==> flow/design.v <==
module Mips_Processor (
    input             clk,
    input             rst,
    output     [15:0] mem_addr,
    output            mem_wr,
    output     [15:0] mem_wdata,
    input      [15:0] mem_rdata,
    output reg        wb_we,
    output reg [3:0]  wb_rd,
    output reg [15:0] wb_data
);
    localparam OP_ADD  = 4'd0,  OP_ADDM = 4'd1,  OP_SUB = 4'd2,  OP_ADDI = 4'd3;
    localparam OP_MUL  = 4'd4,  OP_AND  = 4'd5,  OP_SHL = 4'd6,  OP_LW   = 4'd7;
    localparam OP_LWI  = 4'd8,  OP_SW   = 4'd9,  OP_SWI = 4'd10, OP_CLR  = 4'd11;
    localparam OP_LI   = 4'd12, OP_CMP  = 4'd13, OP_BNE = 4'd14, OP_J    = 4'd15;
    reg  [15:0] pc;
    reg         ifid_valid;
    reg  [15:0] ifid_instr, ifid_pcp2;
    reg         idex_valid;
    reg  [3:0]  idex_op, idex_r1, idex_r2;
    reg  [15:0] idex_v1, idex_v2, idex_imm;
    reg         exmem_valid;
    reg  [3:0]  exmem_op, exmem_rd;
    reg  [15:0] exmem_res, exmem_s;
    reg         exmem_phase;
    reg  [15:0] sr, hi, lo;
    reg  [15:0] rf [0:15];
    function writes_reg(input [3:0] op);
        writes_reg = (op == OP_ADD) || (op == OP_ADDM) || (op == OP_SUB) || (op == OP_ADDI) ||
                     (op == OP_AND) || (op == OP_SHL) || (op == OP_LW) || (op == OP_LWI) ||
                     (op == OP_CLR) || (op == OP_LI);
    endfunction
    function uses_ba(input [3:0] op);
        uses_ba = (op == OP_ADDM) || (op == OP_LW) || (op == OP_LWI) || (op == OP_SW) || (op == OP_SWI);
    endfunction
    function uses_mem(input [3:0] op);
        uses_mem = uses_ba(op);
    endfunction
    function is_load(input [3:0] op);
        is_load = (op == OP_ADDM) || (op == OP_LW) || (op == OP_LWI);
    endfunction
    function b_is_reg(input [3:0] op);
        b_is_reg = (op == OP_ADD) || (op == OP_SUB) || (op == OP_MUL) || (op == OP_AND) || (op == OP_CMP);
    endfunction
    function b_shifted(input [3:0] op);
        b_shifted = (op == OP_ADDM) || (op == OP_LW) || (op == OP_LI);
    endfunction
    function real_rd(input [3:0] r);
        real_rd = (r != 4'd0) && (r != 4'd9) && (r != 4'd12) && (r != 4'd13);
    endfunction
    wire mem_port   = exmem_valid && uses_mem(exmem_op);
    wire two_phase  = (exmem_op == OP_LWI) || (exmem_op == OP_SWI);
    wire stall_mem  = exmem_valid && two_phase && !exmem_phase;
    wire [15:0] data_addr = exmem_res;
    assign mem_addr  = mem_port ? data_addr : pc;
    assign mem_wr    = exmem_valid && ((exmem_op == OP_SW) || (exmem_op == OP_SWI && exmem_phase));
    assign mem_wdata = exmem_s;
    reg [15:0] mem_result;
    always @* begin
        case (exmem_op)
            OP_ADDM:       mem_result = exmem_s + mem_rdata;
            OP_LW, OP_LWI: mem_result = mem_rdata;
            default:       mem_result = exmem_res;
        endcase
    end
    wire mem_we       = exmem_valid && writes_reg(exmem_op) && !stall_mem;
    wire mem_fwd_ok   = exmem_valid && writes_reg(exmem_op) && !is_load(exmem_op) && real_rd(exmem_rd);
    wire wb_real      = wb_we && real_rd(wb_rd);
    function [15:0] fwd(input [3:0] r, input [15:0] v);
        if (mem_fwd_ok && exmem_rd == r)
            fwd = exmem_res;
        else if (wb_real && wb_rd == r)
            fwd = wb_data;
        else
            fwd = v;
    endfunction
    wire [15:0] f1 = fwd(idex_r1, idex_v1);
    wire [15:0] f2 = fwd(idex_r2, idex_v2);
    wire [15:0] ex_a = uses_ba(idex_op) ? f2 : f1;
    wire [15:0] ex_b = b_is_reg(idex_op) ? f2 : idex_imm;
    wire [16:0] ex_diff = {1'b0, ex_a} + {1'b0, ~ex_b} + 17'd1;
    wire        ex_eq   = (ex_a == ex_b);
    wire [31:0] ex_prod = ex_a * ex_b;
    wire [15:0] ex_shl  = (ex_b[15:4] != 12'd0) ? 16'd0 : (ex_a << ex_b[3:0]);
    reg [15:0] ex_res;
    always @* begin
        case (idex_op)
            OP_SUB:  ex_res = ex_diff[15:0];
            OP_AND:  ex_res = ex_a & ex_b;
            OP_SHL:  ex_res = ex_shl;
            OP_CLR:  ex_res = 16'd0;
            OP_LI:   ex_res = ex_b;
            default: ex_res = ex_a + ex_b;
        endcase
    end
    wire [15:0] ex_sr = {ex_eq, ex_diff[15], ex_diff[16],
                         (ex_a[15] != ex_b[15]) && (ex_diff[15] != ex_a[15]), 12'd0};
    wire [3:0]  id_op = ifid_instr[15:12];
    wire [3:0]  id_r1 = ifid_instr[11:8];
    wire [3:0]  id_r2 = uses_ba(id_op) ? 4'd10 : ifid_instr[7:4];
    wire [15:0] id_sx = {{8{ifid_instr[7]}}, ifid_instr[7:0]};
    wire [15:0] id_imm = b_shifted(id_op) ? {id_sx[14:0], 1'b0} : id_sx;
    function [15:0] rd_reg(input [3:0] r);
        if (r == 4'd0)
            rd_reg = 16'd0;
        else if (r == 4'd9)
            rd_reg = sr;
        else if (r == 4'd12)
            rd_reg = hi;
        else if (r == 4'd13)
            rd_reg = lo;
        else if (wb_real && wb_rd == r)
            rd_reg = wb_data;
        else
            rd_reg = rf[r];
    endfunction
    wire id_reads1 = ifid_valid && (id_op != OP_LI) && (id_op != OP_CLR) && (id_op != OP_BNE) &&
                     (id_op != OP_J) && (!uses_ba(id_op) || id_op == OP_ADDM || id_op == OP_SW || id_op == OP_SWI);
    wire id_reads2 = ifid_valid && (b_is_reg(id_op) || uses_ba(id_op));
    wire ex_load   = idex_valid && writes_reg(idex_op) && is_load(idex_op);
    wire load_use  = ex_load && ((id_reads1 && id_r1 == idex_r1) || (id_reads2 && id_r2 == idex_r1));
    function spec_hit(input [3:0] r);
        spec_hit = idex_valid && (((idex_op == OP_CMP) && r == 4'd9) ||
                                  ((idex_op == OP_MUL) && (r == 4'd12 || r == 4'd13)));
    endfunction
    wire spec_use  = (id_reads1 && spec_hit(id_r1)) || (id_reads2 && spec_hit(id_r2));
    wire stall_id  = load_use || spec_use;
    wire id_go     = ifid_valid && !stall_mem && !stall_id;
    wire ex_cmp    = idex_valid && (idex_op == OP_CMP);
    wire br_taken  = ifid_valid && (id_op == OP_BNE) && (ex_cmp ? !ex_eq : !sr[15]);
    wire redirect  = id_go && (br_taken || id_op == OP_J);
    wire [15:0] br_target = ifid_pcp2 + {id_sx[14:0], 1'b0};
    wire [15:0] j_target  = {ifid_pcp2[15:13], ifid_instr[11:0], 1'b0};
    wire fetch    = !mem_port;                  
    wire if_hold  = stall_mem || (ifid_valid && stall_id);
    wire [15:0] pcp2 = pc + 16'd2;
    integer i;
    always @(posedge clk) begin
        if (rst) begin
            pc <= 16'd0;
            ifid_valid <= 1'b0;
            idex_valid <= 1'b0;
            exmem_valid <= 1'b0;
            exmem_phase <= 1'b0;
            wb_we <= 1'b0;
            sr <= 16'd0;
            hi <= 16'd0;
            lo <= 16'd0;
            for (i = 0; i < 16; i = i + 1)
                rf[i] <= 16'd0;
        end else begin
            if (wb_real)
                rf[wb_rd] <= wb_data;
            wb_we   <= mem_we;
            wb_rd   <= exmem_rd;
            wb_data <= mem_result;
            if (stall_mem) begin
                exmem_phase <= 1'b1;
                exmem_res   <= mem_rdata;
                idex_v1     <= f1;
                idex_v2     <= f2;
            end else begin
                exmem_valid <= idex_valid && (idex_op != OP_BNE) && (idex_op != OP_J);
                exmem_op    <= idex_op;
                exmem_rd    <= idex_r1;
                exmem_res   <= ex_res;
                exmem_s     <= f1;
                exmem_phase <= 1'b0;
                if (idex_valid && idex_op == OP_CMP)
                    sr <= ex_sr;
                if (idex_valid && idex_op == OP_MUL) begin
                    hi <= ex_prod[31:16];
                    lo <= ex_prod[15:0];
                end
                idex_valid <= id_go;
                idex_op    <= id_op;
                idex_r1    <= id_r1;
                idex_r2    <= id_r2;
                idex_v1    <= rd_reg(id_r1);
                idex_v2    <= rd_reg(id_r2);
                idex_imm   <= id_imm;
            end
            if (redirect) begin
                pc <= (id_op == OP_J) ? j_target : br_target;
                ifid_valid <= 1'b0;
            end else if (!if_hold) begin
                if (fetch) begin
                    pc <= pcp2;
                    ifid_valid <= 1'b1;
                    ifid_instr <= mem_rdata;
                    ifid_pcp2  <= pcp2;
                end else begin
                    ifid_valid <= 1'b0;
                end
            end
        end
    end
endmodule
======== Step by step through the tools: Mips_Processor ========
What the tools print for Mips_Processor, step after step.
Lines are those of the file above, counted from 1.
Library cell names are shortened.
The mark - stands for no value.
design
  design top .............................. Mips_Processor
  clock input ............................. clk
  library ................................. sky130hd
  library corner .......................... tt_025C_1v80

======== After elaboration ========
Counts by Yosys on the flattened word-level netlist (proc, flatten, opt, wreduce; memories kept). Print and check cells are left out. Cells with the same type and inputs are merged into one.
Memory sizes are those after Yosys's memory passes, which may raise the word count (mostly to a power of two), join words into wider ones and drop unused or constant bits.
operators by class
  add/subtract/negate cells ............... 6
  multipliers ............................. 1
  divide/modulo/power cells ............... 0
  order comparisons ....................... 0
  equal/unequal tests ..................... 67
  shift operators ......................... 1
  multiplexer cells ....................... 40
  bitwise gates (word level) .............. 7
  reductions and logical operators ........ 128
operators by type and width
  operator                                                        count
  16-bit by 16-bit multiplier with 32-bit output                  1
  16-bit 2-to-1 mux                                               27
  4-bit equality test with constant B                             24
  16-bit case mux with 5-bit select                               1
  1-bit logical OR                                                54
  1-bit logical AND                                               52
  16-bit adder                                                    3
  4-bit inequality test with constant B                           12
  4-bit by 3-bit equality test with 1-bit output with constant B  10
  4-bit equality test                                             8
  16-bit case mux with 2-bit select                               1
  4-bit by 2-bit equality test with 1-bit output with constant B  5
  4-bit logical NOT                                               5
  16-bit by 16-bit adder with 17-bit output                       1
  17-bit by 1-bit adder with 17-bit output with constant B        1
  16-bit equality test                                            1
  16-bit AND                                                      1
  16-bit by 2-bit adder with 16-bit output with constant B        1
  16-bit by 4-bit left shift with 16-bit output                   1
  16-bit NOT                                                      1
  4-bit 2-to-1 mux                                                4
  12-bit nonzero test                                             1
  4-bit by 1-bit equality test with 1-bit output with constant B  3
  2-bit AND reduction                                             4
  4-bit nonzero test                                              2
  8-bit 2-to-1 mux                                                1
  1-bit logical NOT                                               7
  1-bit 2-to-1 mux                                                6
Not listed: further kinds 6, cells in them 12.
word-level totals
  register bits ........................... 202
  bits in latches ......................... 0
  memory bits (writable) .................. 256
  bits in read-only memories .............. 0
  memories kept ........................... 1
  output and inout port bits .............. 54
  cells after elaboration ................. 275
memories
  memory  depth  bits a word  RTL line  source
  rf      16     16           27        reg  [15:0] rf [0:15];

======== Logic depth ========
Depth = most cells in a row (Yosys ltp): at word level without a register or memory, in the mapped netlist without a sequential cell, where the memories' decode and read muxes count.
depth
  depth in word-level cells ............... 25
  ABC_AREA ................................ 0
  depth in mapped cells ................... 37

======== Synthesis result ========
Source: synth_stat.txt of the flow (Yosys; design flattened, memories mapped). It holds for the ABC_AREA given above (unset counts as 0); a run with the other value may have another netlist.
synthesis totals
  mapped cells ............................ 3664
  chip area (Yosys) ....................... 36456.2 µm²
  flip-flops .............................. 462
cell types
  type      count  total area (µm²)
  edfxtp_1  401    1.2E+04
  fa_1      198    3.96E+03
  ha_1      167    2.09E+03
  mux4_2    80     1.8E+03
  nand2_1   404    1.52E+03
  and2_1    202    1.26E+03
  dfxtp_1   61     1.22E+03
  nor2_1    284    1.07E+03
  inv_1     280    1.05E+03
  a21oi_1   170    850.816
  mux2i_1   82     820.787
  xnor2_1   85     744.464
  clkbuf_1  195    731.952
  a211oi_1  87     653.126
  o21ai_0   124    620.595
  nand3_1   92     460.442
  mux2_2    38     427.91
  nor2b_1   53     331.568
Not listed: further types 70, cells in them 661.

======== Timing after synthesis ========
Path of least setup slack by OpenSTA after synthesis, without wires, with an ideal clock, recovery checks aside; 20% of the period is set as input and as output delay. Where synthesis merged equal registers, the netlist keeps one of their names.
timing path after synthesis
  path kind ............................... reg2reg
  start ................................... reg exmem_op[1]
  end ..................................... reg hi[15]
  clock period ............................ 11.0 ns
  setup time .............................. 0.143 ns
  time at the first pin ................... 0.000 ns
  data arrival time ....................... 8.620 ns
  required time ........................... 10.857 ns
  path slack .............................. 2.237 ns
  path delay .............................. 8.763 ns
  stages on the path ...................... 33
  buffers on the path ..................... 5
  synthesis period reached ................ 8.763 ns
"path delay" is the arrival time less input delay plus setup time.
"stages on the path" counts driving pins, that of a launching flip-flop among them; a cell with two outputs on the path counts twice.
"synthesis period reached" is the clock period less the worst setup slack; recovery checks do not enter. This is arithmetic on one report: input and output delays are still those of the set period (20% each).
The rows between start and end are the longest chain of elaborated cells between them; the timing report does not say that the signal goes this way. Where chains are equally long, one stands for them.
A line is the first line of the expression or statement that the cell stems from. Yosys adds cells for indexed reads and writes and turns some case tables into memories.
between the ends, after synthesis
  cells stage by stage .................... edfxtp_1 > and4b_4 > nor3_4 > or4b_1 > buf_2 > buf_2 > buf_2 > buf_2 > or2_2 > a31oi_1 > clkbuf_1 > nor2_1 > fa_1 > inv_1 > fa_1 > fa_1 > inv_1 > fa_1 > fa_1 > inv_1 > fa_1 > inv_1 > ha_1 > a21o_1 > a21o_1 > a221oi_1 > a31oi_1 > a31o_2 > a31oi_1 > o211ai_1 > a32oi_1 > a221o_1 > a41oi_1
  cells in the longest elaborated chain ... 17
  elaborated cells between the ends (all ways) .. 38
  those cells by class .................... mul: 1; eq/ne: 10; mux: 4; logic: 1; reduce/logical: 22
ends and longest elaborated chain, after synthesis
  element                                         RTL line  source
  start, declared                                 23        reg  [3:0]  exmem_op, exmem_rd;
  start, assigned                                 164       exmem_op    <= idex_op;
  4-bit logical NOT                               29        writes_reg = (op == OP_ADD) || (op == OP_ADDM) || (op == OP_SUB) || (op == OP_ADDI) ||
  1-bit logical OR x9                             29
  1-bit logical AND x3                            67        wire mem_fwd_ok   = exmem_valid && writes_reg(exmem_op) && !is_load(exmem_op) && real_rd(exmem_rd);
  1-bit logical AND                               70        if (mem_fwd_ok && exmem_rd == r)
  16-bit 2-to-1 mux                               70
  16-bit 2-to-1 mux                               79        wire [15:0] ex_a = uses_ba(idex_op) ? f2 : f1;
  16-bit by 16-bit multiplier with 32-bit output  83        wire [31:0] ex_prod = ex_a * ex_b;
  end, assigned                                   147       hi <= 16'd0;
  end, assigned                                   172       hi <= ex_prod[31:16];
  end, declared                                   26        reg  [15:0] sr, hi, lo;

======== Timing after layout ========
From the final timing report of stored run 2: the path of least setup slack in the routed layout; clock arrival at registers is part of the times.
timing path post-layout
  path kind ............................... reg2reg
  start ................................... reg wb_rd[3]
  end ..................................... reg hi[15]
  clock period ............................ 10.4 ns
  setup time .............................. 0.07 ns
  time at the first pin ................... 0.61 ns
  data arrival time ....................... 10.12 ns
  required time ........................... 10.95 ns
  path slack .............................. 0.83 ns
  stages on the path ...................... 29
  buffers on the path ..................... 2
The rows between start and end are the longest chain of elaborated cells between them; the timing report does not say that the signal goes this way. Where chains are equally long, one stands for them.
between the ends, post-layout
  cells stage by stage .................... edfxtp_1 > or4_1 > o211ai_1 > buf_4 > o21ai_0 > a31oi_1 > mux2_2 > buf_4 > nand2_1 > fa_1 > fa_1 > inv_1 > ha_1 > inv_1 > fa_1 > inv_1 > ha_1 > fa_1 > ha_1 > o21ai_0 > o21ai_0 > nand4_1 > a31oi_1 > a31o_2 > a31oi_1 > o211ai_1 > a32oi_1 > a221o_1 > a41oi_1
  cells in the longest elaborated chain ... 10
  elaborated cells between the ends (all ways) .. 19
  RTL lines with such cells ............... 7
  those cells by class .................... mul: 1; eq/ne: 5; mux: 6; reduce/logical: 7
ends and longest elaborated chain, post-layout
  element                                         RTL line  source
  start, declared                                 9         output reg [3:0]  wb_rd,
  start, assigned                                 155       wb_rd   <= exmem_rd;
  4-bit nonzero test                              49        real_rd = (r != 4'd0) && (r != 4'd9) && (r != 4'd12) && (r != 4'd13);
  1-bit logical AND x3                            49
  1-bit logical AND                               68        wire wb_real      = wb_we && real_rd(wb_rd);
  1-bit logical AND                               72        else if (wb_real && wb_rd == r)
  16-bit 2-to-1 mux                               72
  16-bit 2-to-1 mux                               70        if (mem_fwd_ok && exmem_rd == r)
  16-bit 2-to-1 mux                               79        wire [15:0] ex_a = uses_ba(idex_op) ? f2 : f1;
  16-bit by 16-bit multiplier with 32-bit output  83        wire [31:0] ex_prod = ex_a * ex_b;
  end, assigned                                   147       hi <= 16'd0;
  end, assigned                                   172       hi <= ex_prod[31:16];
  end, declared                                   26        reg  [15:0] sr, hi, lo;

==> runs of Mips_Processor <==
Module Mips_Processor, platform sky130hd: 2 stored runs of the flow (Yosys, OpenROAD) with differing settings, in no particular order. Input and output delays are each 20% of the period that was set; the output load is 0.01 pF.
"achieved period" is the run's clock period less its worst setup slack. It is reckoned from that one timing run; input and output delays stay at 20% of the period that was set.
By "time on the worst setup path" is meant the share of the clock period that the worst setup path is allowed (20% is reserved at inputs, 20% at outputs), minus its slack. Clock arrival times at its registers enter into it.
"power consumption" is the tool's figure for a default switching activity; nothing was simulated.

---- stored run 1 ----
settings
  CELL_PAD_IN_SITES_DETAIL_PLACEMENT = 1
  CORE_MARGIN = 5
  CORE_UTILIZATION = 60
  CTS_CLUSTER_SIZE = 95
  SLEW_MARGIN = 15
  TNS_END_PERCENT = 75
  period_ns = 6.86
  CAP_MARGIN = 20
results
  did not finish, routing stopped with GRT-0116

---- stored run 2 ----
settings
  CORE_UTILIZATION = 40
  PLACE_DENSITY = 0.6
  SETUP_SLACK_MARGIN = 0.24
  period_ns = 10.4
  CAP_MARGIN = 20
  CORE_MARGIN = 2
  SLEW_MARGIN = 20
results
  std-cell area (final layout) ............ 40665.3 µm²
  total negative setup slack .............. 0.000 ns
  smallest hold slack ..................... 0.487 ns
  achieved period ......................... 9.566 ns
  synthesis area .......................... 36456.2 µm²
  die outline area ........................ 93571.8 µm²
  setup slack of the worst path ........... 0.834 ns
  final design utilization ................ 45.1%
  power consumption ....................... 14903 µW
  time on the worst setup path ............ 9.57 ns
  worst setup path kind ................... reg2reg
